==> flow/design.v <==
module solver (
    input clk,
    input reset,
    input insert,
    input advance,
    input [3:0] value,
    output [40:0] solution
);
(* mem2reg *)
reg [40:0] counts [9];
assign solution =
    counts[0] + counts[1] + counts[2]
    + counts[3] + counts[4] + counts[5]
    + counts[6] + counts[7] + counts[8];
always @(posedge clk) begin
    if (reset) begin
        for (integer i = 0; i < 9; i = i + 1) begin
            counts[i] <= 0;
        end
    end if (insert) begin
        counts[value] <= counts[value] + 1;
    end if (advance) begin
        for (integer i = 1; i < 7; i = i + 1) begin
            counts[i - 1] <= counts[i];
        end
        counts[6] <= counts[7] + counts[0];
        counts[7] <= counts[8];
        counts[8] <= counts[0];
    end
end
endmodule
; Reports on solver
; Each step is given for the RTL above and for the edited RTL.
; "before" refers to lines of the RTL above, "after" to lines of the edited file.
; "delta" is "after" less "before", of the values as shown; "change_rel_pct" is that difference over "before", in percent.
; Library cell names are shortened.
; Not given: -
[design]
top_module = solver
clock_port = clk
library = sky130hd
lib_corner = tt_025C_1v80

; The edit
; The edit as a unified diff against the file above.
; A script made this edit. It changes what the design does and was not meant as an optimisation.
; begin of diff
@@ -18,5 +18,5 @@
             counts[i] <= 0;
         end
-    end if (insert) begin
+    end begin
         counts[value] <= counts[value] + 1;
     end if (advance) begin
; end of diff

; Word level
; Counts by Yosys on the flattened word-level netlist (proc, flatten, opt, wreduce). Print and check cells are left out. Cells with the same type and inputs are merged into one.
[bits]
columns = item, before, after, delta, change_rel_pct
row1 = out_inout_bits, 41, 41, 0, 0.00
row2 = register_bits, 369, 369, 0, 0.00
[classes]
columns = item, before, after, delta, change_rel_pct
row1 = add_sub_neg, 10, 10, 0, 0.00
row2 = reduce_logical, 1, 10, 9, 900.00
row3 = mux, 38, 20, -18, -47.37
row4 = equal, 8, 8, 0, 0.00
[op_table]
columns = op, before, after, delta, change_rel_pct
row1 = 41-bit 2-to-1 mux, 37, 19, -18, -48.65
row2 = 3-bit nonzero test, 0, 9, 9, -
row3 = 41-bit adder, 9, 9, 0, 0.00
row4 = 4-bit by 3-bit == test with 1-bit output (second input constant), 4, 4, 0, 0.00
row5 = 4-bit by 2-bit == test with 1-bit output (second input constant), 2, 2, 0, 0.00
row6 = 41-bit by 1-bit adder with 41-bit output (second input constant), 1, 1, 0, 0.00
row7 = 4-bit by 1-bit == test with 1-bit output (second input constant), 1, 1, 0, 0.00
row8 = 4-bit == test (second input constant), 1, 1, 0, 0.00
row9 = 4-bit logical NOT, 1, 1, 0, 0.00
row10 = 41-bit parallel mux with 9-bit select, 1, 1, 0, 0.00

; Depth
; Yosys ltp: most cells in a row. Word level: on the elaborated netlist, between registers, memories and ports. Mapped: between sequential cells and ports; inverters and the memories' decode and read muxes count.
[logic_depth]
columns = item, before, after, delta, change_rel_pct
row1 = ltp_word, 8, 8, 0, 0.00
row2 = abc_area, 0, 0, -, -
row3 = ltp_mapped, 20, 20, 0, 0.00

; After synthesis
; Source: synth_stat.txt of the flow (Yosys; design flattened, memories mapped). It holds for the ABC_AREA given above (unset counts as 0); a run with the other value may have another netlist.
[mapped]
columns = item, before, after, delta, change_rel_pct
row1 = mapped_cells, 3480, 2826, -654, -18.79
row2 = ff_cells, 369, 369, 0, 0.00
row3 = mapped_area_um2, 30037.6, 29823.6, -214.0, -0.71
row4 = buffers, 241, 138, -103, -42.74
[types]
columns = cell, before, after, delta, change_rel_pct
row1 = dfxtp_1, 369, 0, -369, -100.00
row2 = edfxtp_1, 0, 369, 369, -
row3 = a21oi_1, 261, 106, -155, -59.39
row4 = o22ai_1, 14, 131, 117, 835.71
row5 = clkbuf_1, 180, 86, -94, -52.22
row6 = and3_1, 104, 13, -91, -87.50
row7 = a31oi_1, 95, 9, -86, -90.53
row8 = nor3_1, 90, 16, -74, -82.22
row9 = a22oi_1, 114, 43, -71, -62.28
row10 = a211oi_1, 78, 12, -66, -84.62
row11 = a22o_1, 19, 72, 53, 278.95
row12 = nand3_1, 73, 31, -42, -57.53
row13 = a2bb2oi_1, 39, 1, -38, -97.44
row14 = nor2_1, 126, 89, -37, -29.37
row15 = mux2i_1, 22, 52, 30, 136.36
row16 = a221o_1, 32, 5, -27, -84.38
row17 = nand2_1, 267, 289, 22, 8.24
row18 = o211ai_1, 24, 5, -19, -79.17
; The list need not be complete.

; Path before layout
; Source: OpenSTA report_checks on the synthesized netlist (no wires, ideal clock, input and output delay 20% of the period each), path of least setup slack; recovery checks are left aside. Register names are those of the netlist, which keeps one name where synthesis merged equal registers.
[synth_timing]
columns = item, before, after, delta, change_rel_pct
row1 = kind, register to output, register to output, -, -
row2 = start, register counts[0][2], register counts[6][2], -, -
row3 = end, output port solution[40], output port solution[40], -, -
row4 = setup_slack_ps, 1841, 1674, -167, -
row5 = arrival_ps, 5359, 5526, 167, 3.12
row6 = stages, 21, 19, -2, -9.52
row7 = path_buffers, 0, 0, 0, -
row8 = output_delay_ps, 1800, 1800, 0, 0.00
row9 = t_required_ps, 7200, 7200, 0, 0.00
row10 = launch_ps, 0, 0, 0, -
row11 = path_delay_ps, 5359, 5526, 167, 3.12
row12 = clock_period_ps, 9000, 9000, 0, 0.00
row13 = synth_period_reached_ps, 7159, 7326, 167, 2.33
; "path_delay_ps" is the arrival time less input delay plus setup time.
; A path that ends at an output port has no setup time.
; "stages": output pins that drive a net of the path, with the launching flip-flop's if there is one; two outputs of one cell count as two.
; "synth_period_reached_ps" = period - worst setup slack (recovery checks aside). The figure is calculated, with input and output delays left at 20% of the set period.
; Between the ends stands the longest chain of elaborated cells between them, by number of cells; it is not shown to be the way that was timed. Of several equally long chains one is given.
; Each line given opens the expression or statement behind the cell; cells for indexed reads and writes are added by Yosys, which also makes memories of some case tables.
; At most two assigning lines are given for a register; there are more.
[synth_via_before]
path_cell_list = dfxtp_1 > inv_1 > fa_1 > inv_1 > fa_1 > fa_1 > inv_1 > fa_1 > inv_1 > ha_1 > fa_1 > a211oi_1 > o21bai_1 > nor2_1 > o41ai_1 > a31oi_1 > o41ai_1 > a211o_1 > a31o_2 > a31oi_1 > xnor2_1
elab_chain_len = 8
cone_cells = 8
lines_between = 1
cone_classes = add/sub: 8
[synth_lines_before]
columns = item, line
row1 = start: declaration, 10  ; reg [40:0] counts [9];
row2 = start: assignment, 21  ; counts[value] <= counts[value] + 1;
row3 = start: assignment, 24  ; counts[i - 1] <= counts[i];
row4 = 41-bit adder (8 in a row), 12  ; counts[0] + counts[1] + counts[2]
row5 = end: declaration, 7  ; output [40:0] solution
[synth_via_after]
path_cell_list = edfxtp_1 > fa_1 > fa_1 > fa_1 > inv_1 > fa_1 > inv_1 > ha_1 > fa_1 > a211oi_1 > o211ai_1 > and3_1 > a211o_1 > a2111oi_0 > nor2_1 > a211oi_1 > o31ai_1 > a21oi_1 > xnor2_1
elab_chain_len = 3
cone_cells = 3
lines_between = 1
cone_classes = add/sub: 3
[synth_lines_after]
columns = item, line
row1 = start: declaration, 10  ; reg [40:0] counts [9];
row2 = start: assignment, 21  ; counts[value] <= counts[value] + 1;
row3 = start: assignment, 26  ; counts[6] <= counts[7] + counts[0];
row4 = 41-bit adder (3 in a row), 12  ; counts[0] + counts[1] + counts[2]
row5 = end: declaration, 7  ; output [40:0] solution

; Worst path after layout
; Path of least setup slack in the final report of the runs of pair 1 (OpenROAD, finished layout, wires in). Where an end is a register, its clock arrival counts in the times.
; The report prints the path's times to 10 ps; the period is as set.
[layout_timing]
columns = item, before, after, delta, change_rel_pct
row1 = kind, register to output, register to output, -, -
row2 = start, register counts[0][2], register counts[6][2], -, -
row3 = end, output port solution[40], output port solution[36], -, -
row4 = setup_slack_ps, 310, 340, 30, -
row5 = arrival_ps, 6890, 6860, -30, -0.44
row6 = launch_ps, 590, 590, 0, 0.00
row7 = stages, 24, 22, -2, -8.33
row8 = t_required_ps, 7200, 7200, 0, 0.00
row9 = output_delay_ps, 1800, 1800, 0, 0.00
row10 = clock_period_ps, 9000, 9000, 0, 0.00
row11 = path_buffers, 3, 4, 1, 33.33
; Between the ends stands the longest chain of elaborated cells between them, by number of cells; it is not shown to be the way that was timed. Of several equally long chains one is given.
; At most two assigning lines are given for a register; there are more.
[layout_via_before]
path_cell_list = dfxtp_1 > inv_1 > fa_1 > inv_1 > fa_1 > fa_1 > inv_1 > fa_1 > inv_1 > ha_1 > fa_1 > a211oi_1 > o21bai_1 > nor2_1 > o41ai_1 > buf_4 > a31oi_4 > o41ai_1 > buf_4 > a211o_1 > a31o_2 > a31oi_1 > xnor2_1 > clkdlybuf4s50_1
elab_chain_len = 8
cone_cells = 8
lines_between = 1
cone_classes = add/sub: 8
[layout_lines_before]
columns = item, line
row1 = start: declaration, 10  ; reg [40:0] counts [9];
row2 = start: assignment, 21  ; counts[value] <= counts[value] + 1;
row3 = start: assignment, 24  ; counts[i - 1] <= counts[i];
row4 = 41-bit adder (8 in a row), 12  ; counts[0] + counts[1] + counts[2]
row5 = end: declaration, 7  ; output [40:0] solution
[layout_via_after]
path_cell_list = edfxtp_1 > fa_1 > fa_1 > fa_1 > inv_1 > fa_1 > inv_1 > ha_1 > fa_2 > a211oi_4 > o211ai_1 > and3_2 > a211o_4 > a2111oi_2 > buf_4 > nor2_1 > buf_4 > a211oi_1 > buf_4 > or3_1 > xnor2_1 > clkdlybuf4s50_1
elab_chain_len = 3
cone_cells = 3
lines_between = 1
cone_classes = add/sub: 3
[layout_lines_after]
columns = item, line
row1 = start: declaration, 10  ; reg [40:0] counts [9];
row2 = start: assignment, 21  ; counts[value] <= counts[value] + 1;
row3 = start: assignment, 26  ; counts[6] <= counts[7] + counts[0];
row4 = 41-bit adder (3 in a row), 12  ; counts[0] + counts[1] + counts[2]
row5 = end: declaration, 7  ; output [40:0] solution

; Flow runs
; Runs of the flow (Yosys, OpenROAD) on both versions; the two runs of a pair have the same settings. The constraints put input and output delay at 20% of the set period each and load the outputs with 0.01 pF.
[settings_pair_1]
CORE_UTILIZATION = 40
period_ns = 9.0
CAP_MARGIN = 20
CORE_MARGIN = 2
SLEW_MARGIN = 20
[results_pair_1]
columns = item, before, after, delta, change_rel_pct
row1 = final_power_uw, 13919, 16002, 2083, 14.97
row2 = design_die_area_um2, 77300.7, 76759.5, -541.2, -0.70
row3 = holdWs_ps, 479, 603, 124, -
row4 = utilization_pct, 44.0, 44.4, 0.4, -
row5 = period_less_ws_ps, 8691, 8656, -35, -0.40
row6 = final_setup_ws_ps, 309, 344, 35, -
row7 = synthArea_um2, 30037.6, 29823.6, -214.0, -0.71
[settings_pair_2]
ABC_AREA = 1
CELL_PAD_IN_SITES_DETAIL_PLACEMENT = 2
CELL_PAD_IN_SITES_GLOBAL_PLACEMENT = 1
CORE_ASPECT_RATIO = 1.31
CORE_UTILIZATION = 32
CTS_CLUSTER_SIZE = 40
GPL_ROUTABILITY_DRIVEN = 0
GPL_TIMING_DRIVEN = 1
PLACE_DENSITY_LB_ADDON = 0.08
SETUP_SLACK_MARGIN = 1.04
TNS_END_PERCENT = 40
period_ns = 6.2
CAP_MARGIN = 20
CORE_MARGIN = 2
SLEW_MARGIN = 20
[results_pair_2]
columns = item, before, after, delta, change_rel_pct
row1 = design_die_area_um2, 104943.0, 102203.0, -2740.0, -2.61
row2 = holdWs_ps, 458, 545, 87, -
row3 = utilization_pct, 40.3, 40.4, 0.1, -
row4 = period_less_ws_ps, 6573, 6639, 66, 1.00
row5 = final_setup_ws_ps, -373, -439, -66, -
row6 = synthArea_um2, 32750.2, 31884.3, -865.9, -2.64
; "period_less_ws_ps": clock period set for the run, less the worst setup slack. It is reckoned from that one timing run; input and output delays stay at 20% of the period that was set.
; By "final_power_uw" is meant OpenSTA's value without simulated activity: inputs other than the clock are taken to toggle once in ten clock periods, and the tool carries that through the logic.
